==> flow/design.v <==
module regfile(
		input [4:0] wr_num, input [31:0] wr_data, input wr_en,
		input [4:0] rd0_num, output [31:0] rd0_data,
		input [4:0] rd1_num, output [31:0] rd1_data,
		input clk);
    reg[31:0] data [1:31];  
	always @(posedge clk)
        if(wr_en && wr_num!=0) data[wr_num] <= wr_data;
   	assign rd0_data = (rd0_num!=0) ? data[rd0_num] : 32'h00000000;
   	assign rd1_data = (rd1_num!=0) ? data[rd1_num] : 32'h00000000;
endmodule
module mips(input clk, reset,
            input  [31:0] instr_in, data_in,
            output [31:0] instr_addr, data_addr, data_out,
            output        data_rd_wr);
    parameter [31:0] pc_init = 32'h80020000;
    localparam OP_SPECIAL  = 6'b000000, OP_SPECIAL2 = 6'b011100,
               OP_J = 6'b000010, OP_JAL = 6'b000011,
               OP_BEQ = 6'b000100, OP_BNE = 6'b000101,
               OP_ADDIU = 6'b001001, OP_SLTI = 6'b001010, OP_LUI = 6'b001111,
               OP_LW = 6'b100011, OP_SW = 6'b101011;
    localparam FN_SLL = 6'b000000, FN_JR = 6'b001000,
               FN_ADDU = 6'b100001, FN_SUBU = 6'b100011, FN_MUL = 6'b000010;
    localparam A_ADD = 3'd0, A_SUB = 3'd1, A_SLT = 3'd2, A_SLL = 3'd3,
               A_MUL = 3'd4, A_LUI = 3'd5, A_LINK = 3'd6;
    reg  [31:0] pc;
    reg         id_valid;
    reg  [31:0] id_instr, id_pc4;
    wire        stall;
    wire        id_redirect;
    wire [31:0] id_target;
    assign instr_addr = pc;
    always @(posedge clk) begin
        if (reset) begin
            pc       <= pc_init;
            id_valid <= 1'b0;
        end else if (!stall) begin
            pc       <= id_redirect ? id_target : pc + 32'd4;
            id_valid <= 1'b1;
        end
        if (reset || !stall) begin
            id_instr <= instr_in;
            id_pc4   <= pc + 32'd4;
        end
    end
    wire [5:0]  op    = id_instr[31:26];
    wire [4:0]  f_rs  = id_instr[25:21];
    wire [4:0]  f_rt  = id_instr[20:16];
    wire [4:0]  f_rd  = id_instr[15:11];
    wire [4:0]  f_sa  = id_instr[10:6];
    wire [5:0]  fn    = id_instr[5:0];
    wire [15:0] f_imm = id_instr[15:0];
    wire [31:0] simm  = {{16{f_imm[15]}}, f_imm};
    reg        d_use_rs, d_use_rt, d_wr, d_load, d_store, d_imm, d_br_rs;
    reg        d_beq, d_bne, d_j, d_jr;
    reg [4:0]  d_dst;
    reg [2:0]  d_alu;
    always @* begin
        d_use_rs = 1'b0; d_use_rt = 1'b0; d_wr = 1'b0; d_load = 1'b0;
        d_store = 1'b0; d_imm = 1'b0; d_beq = 1'b0; d_bne = 1'b0;
        d_j = 1'b0; d_jr = 1'b0; d_dst = 5'd0; d_alu = A_ADD; d_br_rs = 1'b0;
        case (op)
            OP_ADDIU: begin d_use_rs = 1'b1; d_wr = 1'b1; d_dst = f_rt; d_imm = 1'b1; d_alu = A_ADD; end
            OP_SLTI:  begin d_use_rs = 1'b1; d_wr = 1'b1; d_dst = f_rt; d_imm = 1'b1; d_alu = A_SLT; end
            OP_LUI:   begin d_wr = 1'b1; d_dst = f_rt; d_alu = A_LUI; end
            OP_LW:    begin d_use_rs = 1'b1; d_wr = 1'b1; d_dst = f_rt; d_imm = 1'b1; d_load = 1'b1; end
            OP_SW:    begin d_use_rs = 1'b1; d_use_rt = 1'b1; d_imm = 1'b1; d_store = 1'b1; end
            OP_BEQ:   begin d_use_rs = 1'b1; d_use_rt = 1'b1; d_beq = 1'b1; end
            OP_BNE:   begin d_use_rs = 1'b1; d_use_rt = 1'b1; d_bne = 1'b1; end
            OP_J:     begin d_j = 1'b1; end
            OP_JAL:   begin d_j = 1'b1; d_wr = 1'b1; d_dst = 5'd31; d_alu = A_LINK; end
            OP_SPECIAL: case (fn)
                FN_SLL:  begin d_use_rt = 1'b1; d_wr = 1'b1; d_dst = f_rd; d_alu = A_SLL; end
                FN_JR:   begin d_use_rs = 1'b1; d_jr = 1'b1; end
                FN_SUBU: begin d_use_rs = 1'b1; d_use_rt = 1'b1; d_wr = 1'b1; d_dst = f_rd; d_alu = A_SUB; end
                default: begin d_use_rs = 1'b1; d_use_rt = 1'b1; d_wr = 1'b1; d_dst = f_rd; d_alu = A_ADD; end  
            endcase
            OP_SPECIAL2: if (fn == FN_MUL) begin
                d_use_rs = 1'b1; d_use_rt = 1'b1; d_wr = 1'b1; d_dst = f_rd; d_alu = A_MUL;
            end
            default: ;
        endcase
        if (d_dst == 5'd0) d_wr = 1'b0;
    end
    wire d_branch = d_beq | d_bne | d_jr;    
    reg        wb_wr;
    reg [4:0]  wb_dst;
    reg [31:0] wb_res;
    wire [31:0] rf_rs, rf_rt;
    regfile regs(.wr_num(wb_dst), .wr_data(wb_res), .wr_en(wb_wr),
                 .rd0_num(f_rs), .rd0_data(rf_rs),
                 .rd1_num(f_rt), .rd1_data(rf_rt),
                 .clk(clk));
    wire [31:0] id_rs_wb = (wb_wr && wb_dst == f_rs) ? wb_res : rf_rs;
    wire [31:0] id_rt_wb = (wb_wr && wb_dst == f_rt) ? wb_res : rf_rt;
    reg        ex_valid, ex_wr, ex_load, ex_store, ex_imm;
    reg [4:0]  ex_dst, ex_rs, ex_rt, ex_sa;
    reg [2:0]  ex_alu;
    reg [31:0] ex_a, ex_b, ex_simm, ex_link;
    reg        me_valid, me_wr, me_load, me_store;
    reg [4:0]  me_dst;
    reg [31:0] me_res, me_sdata;
    wire [31:0] br_rs = (me_valid && me_wr && me_dst == f_rs) ? me_res : id_rs_wb;
    wire [31:0] br_rt = (me_valid && me_wr && me_dst == f_rt) ? me_res : id_rt_wb;
    wire hz_rs = d_use_rs && f_rs != 5'd0;
    wire hz_rt = d_use_rt && f_rt != 5'd0;
    wire ex_hit = ex_valid && ex_wr && ((hz_rs && ex_dst == f_rs) || (hz_rt && ex_dst == f_rt));
    wire me_hit = me_valid && me_wr && me_load && ((hz_rs && me_dst == f_rs) || (hz_rt && me_dst == f_rt));
    assign stall = id_valid && ((ex_hit && (ex_load || d_branch)) || (me_hit && d_branch));
    wire br_eq = (br_rs == br_rt);
    assign id_redirect = id_valid && !stall &&
                         (d_j || d_jr || (d_beq && br_eq) || (d_bne && !br_eq));
    assign id_target = d_jr ? br_rs :
                       d_j  ? {id_pc4[31:28], id_instr[25:0], 2'b00} :
                              id_pc4 + {simm[29:0], 2'b00};
    always @(posedge clk) begin
        if (reset) begin
            ex_valid <= 1'b0;
        end else begin
            ex_valid <= id_valid && !stall;
        end
        ex_wr    <= d_wr && id_valid && !stall;
        ex_load  <= d_load;
        ex_store <= d_store && id_valid && !stall;
        ex_imm   <= d_imm;
        ex_alu   <= d_alu;
        ex_dst   <= d_dst;
        ex_rs    <= f_rs;
        ex_rt    <= f_rt;
        ex_sa    <= f_sa;
        ex_a     <= id_rs_wb;
        ex_b     <= id_rt_wb;
        ex_simm  <= simm;
        ex_link  <= id_pc4 + 32'd4;
    end
    wire [31:0] fa = (me_valid && me_wr && me_dst == ex_rs) ? me_res :
                     (wb_wr && wb_dst == ex_rs) ? wb_res : ex_a;
    wire [31:0] fb = (me_valid && me_wr && me_dst == ex_rt) ? me_res :
                     (wb_wr && wb_dst == ex_rt) ? wb_res : ex_b;
    wire [31:0] opb = ex_imm ? ex_simm : fb;
    reg [31:0] alu_y;
    always @* begin
        case (ex_alu)
            A_SUB:   alu_y = fa - opb;
            A_SLT:   alu_y = {31'd0, $signed(fa) < $signed(opb)};
            A_SLL:   alu_y = fb << ex_sa;
            A_MUL:   alu_y = fa * fb;
            A_LUI:   alu_y = {ex_simm[15:0], 16'd0};
            A_LINK:  alu_y = ex_link;
            default: alu_y = fa + opb;
        endcase
    end
    always @(posedge clk) begin
        if (reset) begin
            me_valid <= 1'b0;
            me_store <= 1'b0;
        end else begin
            me_valid <= ex_valid;
            me_store <= ex_valid && ex_store;
        end
        me_wr    <= ex_valid && ex_wr;
        me_load  <= ex_load;
        me_dst   <= ex_dst;
        me_res   <= alu_y;
        me_sdata <= fb;
    end
    assign data_addr  = me_res;
    assign data_out   = me_sdata;
    assign data_rd_wr = ~me_store;
    always @(posedge clk) begin
        if (reset) wb_wr <= 1'b0;
        else       wb_wr <= me_valid && me_wr;
        wb_dst <= me_dst;
        wb_res <= me_load ? data_in : me_res;
    end
endmodule
==> reports on mips <==
Tool chain data of mips
Each step is given for the RTL above and for the edited RTL.
"before" refers to lines of the RTL above, "after" to lines of the edited file.
"change" is "after" less "before", of the values as shown; "relative change" is that difference over "before", in percent.
Operators carry their Yosys type and port widths (W data, S select, Z words).
Not given: n/a

set-up
  top module = mips
  clock = clk
  library = sky130hd
  library corner = tt_025C_1v80

Diff
Unified diff, file above to edited file.
A script made this edit. It changes what the design does and was not meant as an optimisation.

begin of diff
@@ -129,9 +129,9 @@
         ex_rt    <= f_rt;
         ex_sa    <= f_sa;
-        ex_a     <= id_rs_wb;
         ex_b     <= id_rt_wb;
         ex_simm  <= simm;
         ex_link  <= id_pc4 + 32'd4;
     end
+    always @(*) ex_a = id_rs_wb;
     wire [31:0] fa = (me_valid && me_wr && me_dst == ex_rs) ? me_res :
                      (wb_wr && wb_dst == ex_rs) ? wb_res : ex_a;
end of diff

Elaborated design
Counts by Yosys on the flattened word-level netlist (proc, flatten, opt, wreduce; memories kept). Print and check cells are left out. Cells with the same type and inputs are merged into one.
Yosys's memory passes give these memory sizes; they may raise the number of words (mostly to a power of two), join words into wider ones and drop unused or constant bits.

cells by class
  item                              before  after  change  relative change (%)
  $add $sub $neg                    5       5      0       0.00
  multiply operators                1       1      0       0.00
  div/mod/pow operators             0       0      0       n/a
  order comparisons                 1       1      0       0.00
  equal/unequal tests               30      30     0       0.00
  shift-type cells                  1       1      0       0.00
  muxes and demuxes                 42      42     0       0.00
  bitwise gates (word level)        3       3      0       0.00
  reductions and logical operators  54      54     0       0.00

Operator kinds equal on both sides are left out: 38.

word-level totals
  item                             before  after  change  relative change (%)
  bits in registers                348     316    -32     -9.20
  bits in latches                  0       0      0       n/a
  memory bits (writable)           992     992    0       0.00
  ROM bits                         0       0      0       n/a
  clocked read ports x word width  64      64     0       0.00
  memories                         1       1      0       0.00
  input port bits                  66      66     0       0.00
  elaborated cells                 166     165    -1      -0.60

memory list
  item                                     before                      after
  words x width with read and write ports  regs.data 31 x 32 bit 2R1W  regs.data 31 x 32 bit 2R1W

Longest topological paths
Depth = most cells in a row (Yosys ltp): at word level without a register or memory, in the mapped netlist without a sequential cell, where the memories' decode and read muxes count.

depth
  item                       before  after  change  relative change (%)
  depth in word-level cells  14      14     0       0.00
  ABC_AREA                   0       0      n/a     n/a
  depth in mapped cells      40      44     +4      +10.00

Synthesis result
Source: synth_stat.txt of the flow (Yosys; design flattened, memories mapped). It holds for the ABC_AREA given above (unset counts as 0); a run with the other value may have another netlist.

synthesis totals
  item                               before     after      change      relative change (%)
  cell count                         6903       6920       +17         +0.25
  synthesis area (mm²)               0.0841294  0.0838667  -0.0002627  -0.31
  sequential part of the area (mm²)  0.037556   0.0369154  -0.0006406  -1.71
  flip-flops                         1348       1316       -32         -2.37
  buffer cells                       440        443        +3          +0.68

cells by type
  cell type                  before  after  change  relative change (%)
  sky130_fd_sc_hd__inv_1     550     609    +59     +10.73
  sky130_fd_sc_hd__nor2_1    681     631    -50     -7.34
  sky130_fd_sc_hd__a21oi_1   266     230    -36     -13.53
  sky130_fd_sc_hd__mux2i_1   258     223    -35     -13.57
  sky130_fd_sc_hd__nand2_1   531     564    +33     +6.21
  sky130_fd_sc_hd__o21ai_0   206     173    -33     -16.02
  sky130_fd_sc_hd__dfxtp_1   292     260    -32     -10.96
  sky130_fd_sc_hd__a211oi_1  105     78     -27     -25.71
  sky130_fd_sc_hd__nand3_1   94      118    +24     +25.53
  sky130_fd_sc_hd__mux4_2    451     430    -21     -4.66
  sky130_fd_sc_hd__a22oi_1   48      68     +20     +41.67
  sky130_fd_sc_hd__mux4_1    2       22     +20     +1000.00
  sky130_fd_sc_hd__a211o_1   13      32     +19     +146.15
  sky130_fd_sc_hd__a31oi_1   23      41     +18     +78.26
  sky130_fd_sc_hd__o22ai_1   68      85     +17     +25.00
  sky130_fd_sc_hd__o211ai_1  25      40     +15     +60.00
  sky130_fd_sc_hd__mux2_2    53      67     +14     +26.42
  sky130_fd_sc_hd__xnor2_1   189     176    -13     -6.88

Cell types equal on both sides are left out: 7.
The list need not be complete.
The figures by module come from a second, unflattened synthesis with its own total; it is not the netlist above.

unflattened totals
  item                                           before     after      change      relative change (%)
  cell total of the unflattened synthesis        7041       6978       -63         -0.89
  area total of the unflattened synthesis (mm²)  0.0846337  0.0834375  -0.0011962  -1.41

Rows give one instance, submodules left out.

by module, before
  module   instances  cells  area (mm²)
  regfile  1          2593   0.0464896
  mips     1          4448   0.0381441

by module, after
  module   instances  cells  area (mm²)
  regfile  1          2593   0.0464896
  mips     1          4385   0.0369479

Path before layout
OpenSTA on the mapped netlist: ideal clock, no wires. The path of least setup slack (recovery checks aside). Input and output delay are each 20% of the period. Register names are those of the netlist, which keeps one name where synthesis merged equal registers.

path post-synthesis
  item                           before                after                      change  relative change (%)
  kind                           register -> register  register -> register       n/a     n/a
  from                           register wb_dst[3]    register (name not given)  n/a     n/a
  to                             register me_res[31]   register me_res[31]        n/a     n/a
  period (ns)                    11.0                  11.0                       0.0     0.00
  library setup time (ns)        0.120                 0.117                      -0.003  n/a
  time at the first pin (ns)     0.000                 0.000                      0.000   n/a
  arrival time (ns)              8.844                 10.317                     +1.473  +16.66
  path slack (ns)                2.037                 0.565                      -1.472  n/a
  path delay (ns)                8.964                 10.434                     +1.470  +16.40
  stages                         36                    40                         +4      +11.11
  buffers on the path            6                     7                          +1      +16.67
  synthesis period reached (ns)  8.963                 10.435                     +1.472  +16.42

"path delay" = arrival - input delay + setup time.
"stages" counts driving pins, that of a launching flip-flop among them; a cell with two outputs on the path counts twice.
"synthesis period reached" is the clock period less the worst setup slack; recovery checks do not enter. This is arithmetic on one report: input and output delays are still those of the set period (20% each).
Between the ends stands the longest chain of elaborated cells between them, by number of cells; it is not shown to be the way that was timed. Of several equally long chains one is given.
Each line given opens the expression or statement behind the cell; cells for indexed reads and writes are added by Yosys, which also makes memories of some case tables.

between the ends, post-synthesis, before
  cell sequence = sky130_fd_sc_hd__dfxtp_1 sky130_fd_sc_hd__clkbuf_1 sky130_fd_sc_hd__xor2_1 sky130_fd_sc_hd__nor4_1 sky130_fd_sc_hd__and3_1 sky130_fd_sc_hd__buf_2 sky130_fd_sc_hd__buf_2 sky130_fd_sc_hd__buf_2 sky130_fd_sc_hd__buf_2 sky130_fd_sc_hd__mux2i_1 sky130_fd_sc_hd__a21o_1 sky130_fd_sc_hd__clkbuf_1 sky130_fd_sc_hd__nor2_1 sky130_fd_sc_hd__fa_1 sky130_fd_sc_hd__fa_1 sky130_fd_sc_hd__fa_1 sky130_fd_sc_hd__inv_1 sky130_fd_sc_hd__fa_1 sky130_fd_sc_hd__inv_1 sky130_fd_sc_hd__fa_1 sky130_fd_sc_hd__ha_1 sky130_fd_sc_hd__fa_1 sky130_fd_sc_hd__fa_1 sky130_fd_sc_hd__ha_1 sky130_fd_sc_hd__a21o_1 sky130_fd_sc_hd__or3_1 sky130_fd_sc_hd__a211oi_1 sky130_fd_sc_hd__o21a_1 sky130_fd_sc_hd__o31a_1 sky130_fd_sc_hd__o21bai_1 sky130_fd_sc_hd__a21oi_1 sky130_fd_sc_hd__o21bai_1 sky130_fd_sc_hd__a21boi_0 sky130_fd_sc_hd__a21oi_1 sky130_fd_sc_hd__xnor2_1 sky130_fd_sc_hd__o2bb2ai_1
  cells in the longest elaborated chain = 7
  elaborated cells between the ends (all ways) = 14
  source lines of those cells = 10
  classes of those cells = add/sub (2); mul (1); eq/ne (2); shift (1); mux (6); reduce/logical (2)

ends and longest elaborated chain, post-synthesis, before
  item                 RTL line  RTL
  from (decl)          87        reg [4:0]  wb_dst;
  from (assign)        173       wb_dst <= me_dst;
  $eq A5 B5 Y1         139       (wb_wr && wb_dst == ex_rt) ? wb_res : ex_b;
  $logic_and A1 B1 Y1  139
  $mux W32             139
  $mux W32             138       wire [31:0] fb = (me_valid && me_wr && me_dst == ex_rt) ? me_res :
  $mux W32             140       wire [31:0] opb = ex_imm ? ex_simm : fb;
  $add A32 B32 Y32     150       default: alu_y = fa + opb;
  $pmux W32 S6         143       case (ex_alu)
  to (assign)          164       me_res   <= alu_y;
  to (decl)            102       reg [31:0] me_res, me_sdata;

between the ends, post-synthesis, after
  cell sequence = sky130_fd_sc_hd__dfxtp_1 sky130_fd_sc_hd__buf_2 sky130_fd_sc_hd__buf_2 sky130_fd_sc_hd__buf_2 sky130_fd_sc_hd__buf_2 sky130_fd_sc_hd__buf_2 sky130_fd_sc_hd__clkbuf_1 sky130_fd_sc_hd__mux4_2 sky130_fd_sc_hd__nand2_1 sky130_fd_sc_hd__a31oi_1 sky130_fd_sc_hd__a222oi_1 sky130_fd_sc_hd__a21o_2 sky130_fd_sc_hd__nand2_1 sky130_fd_sc_hd__o21ai_0 sky130_fd_sc_hd__clkbuf_1 sky130_fd_sc_hd__nor2_1 sky130_fd_sc_hd__fa_1 sky130_fd_sc_hd__inv_1 (+4 left out) sky130_fd_sc_hd__inv_1 sky130_fd_sc_hd__fa_1 sky130_fd_sc_hd__fa_1 sky130_fd_sc_hd__fa_1 sky130_fd_sc_hd__fa_1 sky130_fd_sc_hd__xnor2_1 sky130_fd_sc_hd__xnor2_1 sky130_fd_sc_hd__xnor2_1 sky130_fd_sc_hd__xnor2_1 sky130_fd_sc_hd__xnor2_1 sky130_fd_sc_hd__xnor2_1 sky130_fd_sc_hd__xnor3_1 sky130_fd_sc_hd__xnor3_1 sky130_fd_sc_hd__xnor3_1 sky130_fd_sc_hd__xnor3_1 sky130_fd_sc_hd__xnor3_1 sky130_fd_sc_hd__xnor2_1 sky130_fd_sc_hd__a32o_1

ends and longest elaborated chain, post-synthesis, after
  item         RTL line  RTL
  to (assign)  164       me_res   <= alu_y;
  to (decl)    102       reg [31:0] me_res, me_sdata;

after: No chain of elaborated cells between the ends is given.

Timing after layout
From the final timing report of the runs of pair A: the path of least setup slack in the routed layout; clock arrival at registers is part of the times.

path post-layout
  item                        before                after                      change  relative change (%)
  kind                        register -> register  register -> register       n/a     n/a
  from                        register wb_dst[3]    register (name not given)  n/a     n/a
  to                          register me_res[31]   register me_res[29]        n/a     n/a
  period (ns)                 10.0                  10.0                       0.0     0.00
  library setup time (ns)     0.10                  0.14                       +0.04   n/a
  time at the first pin (ns)  0.77                  0.82                       +0.05   +6.49
  arrival time (ns)           10.32                 10.56                      +0.24   +2.33
  path slack (ns)             0.39                  0.14                       -0.25   n/a
  stages                      32                    39                         +7      +21.88
  buffers on the path         0                     6                          +6      n/a

Between the ends stands the longest chain of elaborated cells between them, by number of cells; it is not shown to be the way that was timed. Of several equally long chains one is given.

between the ends, post-layout, before
  cell sequence = sky130_fd_sc_hd__dfxtp_1 sky130_fd_sc_hd__xor2_1 sky130_fd_sc_hd__nor4_1 sky130_fd_sc_hd__and3_4 sky130_fd_sc_hd__mux2i_1 sky130_fd_sc_hd__a21o_1 sky130_fd_sc_hd__clkinv_1 sky130_fd_sc_hd__nand2_1 sky130_fd_sc_hd__fa_1 sky130_fd_sc_hd__inv_1 sky130_fd_sc_hd__fa_1 sky130_fd_sc_hd__fa_1 sky130_fd_sc_hd__inv_1 sky130_fd_sc_hd__fa_1 sky130_fd_sc_hd__inv_1 sky130_fd_sc_hd__fa_1 sky130_fd_sc_hd__inv_1 sky130_fd_sc_hd__fa_1 sky130_fd_sc_hd__inv_1 sky130_fd_sc_hd__fa_1 sky130_fd_sc_hd__fa_1 sky130_fd_sc_hd__ha_1 sky130_fd_sc_hd__or3_1 sky130_fd_sc_hd__o21ai_0 sky130_fd_sc_hd__o31a_1 sky130_fd_sc_hd__o21bai_1 sky130_fd_sc_hd__a21oi_1 sky130_fd_sc_hd__o21bai_1 sky130_fd_sc_hd__a21boi_0 sky130_fd_sc_hd__a21oi_1 sky130_fd_sc_hd__xnor2_1 sky130_fd_sc_hd__o2bb2ai_1
  cells in the longest elaborated chain = 7
  elaborated cells between the ends (all ways) = 14
  source lines of those cells = 10
  classes of those cells = add/sub (2); mul (1); eq/ne (2); shift (1); mux (6); reduce/logical (2)

ends and longest elaborated chain, post-layout, before
  item                 RTL line  RTL
  from (decl)          87        reg [4:0]  wb_dst;
  from (assign)        173       wb_dst <= me_dst;
  $eq A5 B5 Y1         139       (wb_wr && wb_dst == ex_rt) ? wb_res : ex_b;
  $logic_and A1 B1 Y1  139
  $mux W32             139
  $mux W32             138       wire [31:0] fb = (me_valid && me_wr && me_dst == ex_rt) ? me_res :
  $mux W32             140       wire [31:0] opb = ex_imm ? ex_simm : fb;
  $add A32 B32 Y32     150       default: alu_y = fa + opb;
  $pmux W32 S6         143       case (ex_alu)
  to (assign)          164       me_res   <= alu_y;
  to (decl)            102       reg [31:0] me_res, me_sdata;

between the ends, post-layout, after
  cell sequence = sky130_fd_sc_hd__dfxtp_4 sky130_fd_sc_hd__buf_12 sky130_fd_sc_hd__buf_12 sky130_fd_sc_hd__or2_2 sky130_fd_sc_hd__a211oi_1 sky130_fd_sc_hd__a2111oi_2 sky130_fd_sc_hd__buf_4 sky130_fd_sc_hd__nor4_2 sky130_fd_sc_hd__a22o_1 sky130_fd_sc_hd__mux2i_2 sky130_fd_sc_hd__buf_12 sky130_fd_sc_hd__buf_12 sky130_fd_sc_hd__nor2_1 sky130_fd_sc_hd__fa_1 sky130_fd_sc_hd__fa_1 sky130_fd_sc_hd__inv_1 sky130_fd_sc_hd__fa_1 sky130_fd_sc_hd__fa_1 (+3 left out) sky130_fd_sc_hd__fa_1 sky130_fd_sc_hd__inv_1 sky130_fd_sc_hd__fa_1 sky130_fd_sc_hd__inv_1 sky130_fd_sc_hd__ha_1 sky130_fd_sc_hd__nand4_1 sky130_fd_sc_hd__a211o_1 sky130_fd_sc_hd__a311oi_1 sky130_fd_sc_hd__buf_4 sky130_fd_sc_hd__a211oi_2 sky130_fd_sc_hd__o311a_1 sky130_fd_sc_hd__o31ai_4 sky130_fd_sc_hd__o21ai_0 sky130_fd_sc_hd__nand2b_1 sky130_fd_sc_hd__a21oi_2 sky130_fd_sc_hd__xnor2_1 sky130_fd_sc_hd__a221oi_1 sky130_fd_sc_hd__o21ai_0

ends and longest elaborated chain, post-layout, after
  item         RTL line  RTL
  to (assign)  164       me_res   <= alu_y;
  to (decl)    102       reg [31:0] me_res, me_sdata;

after: No chain of elaborated cells between the ends is given.

Layout results
Runs of the flow (Yosys, OpenROAD) on both versions; the two runs of a pair have the same settings. The constraints put input and output delay at 20% of the set period each and load the outputs with 0.01 pF.

flow settings, pair A
  CORE_UTILIZATION = 40
  PLACE_DENSITY = 0.6
  period_ns = 10.0
  CAP_MARGIN = 20
  CORE_MARGIN = 2
  SLEW_MARGIN = 20

measured results, pair A
  item                                          before     after      change      relative change (%)
  mapped cell area after synthesis (mm²)        0.0841294  0.0838667  -0.0002627  -0.31
  die outline area (mm²)                        0.214008   0.213347   -0.000661   -0.31
  standard-cell area of the final layout (mm²)  0.0945232  0.0971482  +0.0026250  +2.78
  post-route utilization (%)                    45.1       46.5       +1.4        n/a
  worst setup slack after layout (ns)           0.385      0.136      -0.249      n/a
  worst-case hold slack (ns)                    0.354      0.344      -0.010      n/a

flow settings, pair B
  CELL_PAD_IN_SITES_DETAIL_PLACEMENT = 0
  CORE_ASPECT_RATIO = 0.64
  CORE_UTILIZATION = 58
  PLACE_DENSITY = 0.39
  SETUP_SLACK_MARGIN = 2.12
  SLEW_MARGIN = 15
  TNS_END_PERCENT = 95
  period_ns = 12.1
  CAP_MARGIN = 20
  CORE_MARGIN = 2

measured results, pair B
  item                                          before     after      change      relative change (%)
  mapped cell area after synthesis (mm²)        0.0841294  0.0838667  -0.0002627  -0.31
  die outline area (mm²)                        0.14819    0.147733   -0.000457   -0.31
  standard-cell area of the final layout (mm²)  0.093063   0.0964387  +0.0033757  +3.63
  post-route utilization (%)                    64.8       67.3       +2.5        n/a
  worst setup slack after layout (ns)           2.392      2.184      -0.208      n/a
  worst-case hold slack (ns)                    0.352      0.341      -0.011      n/a
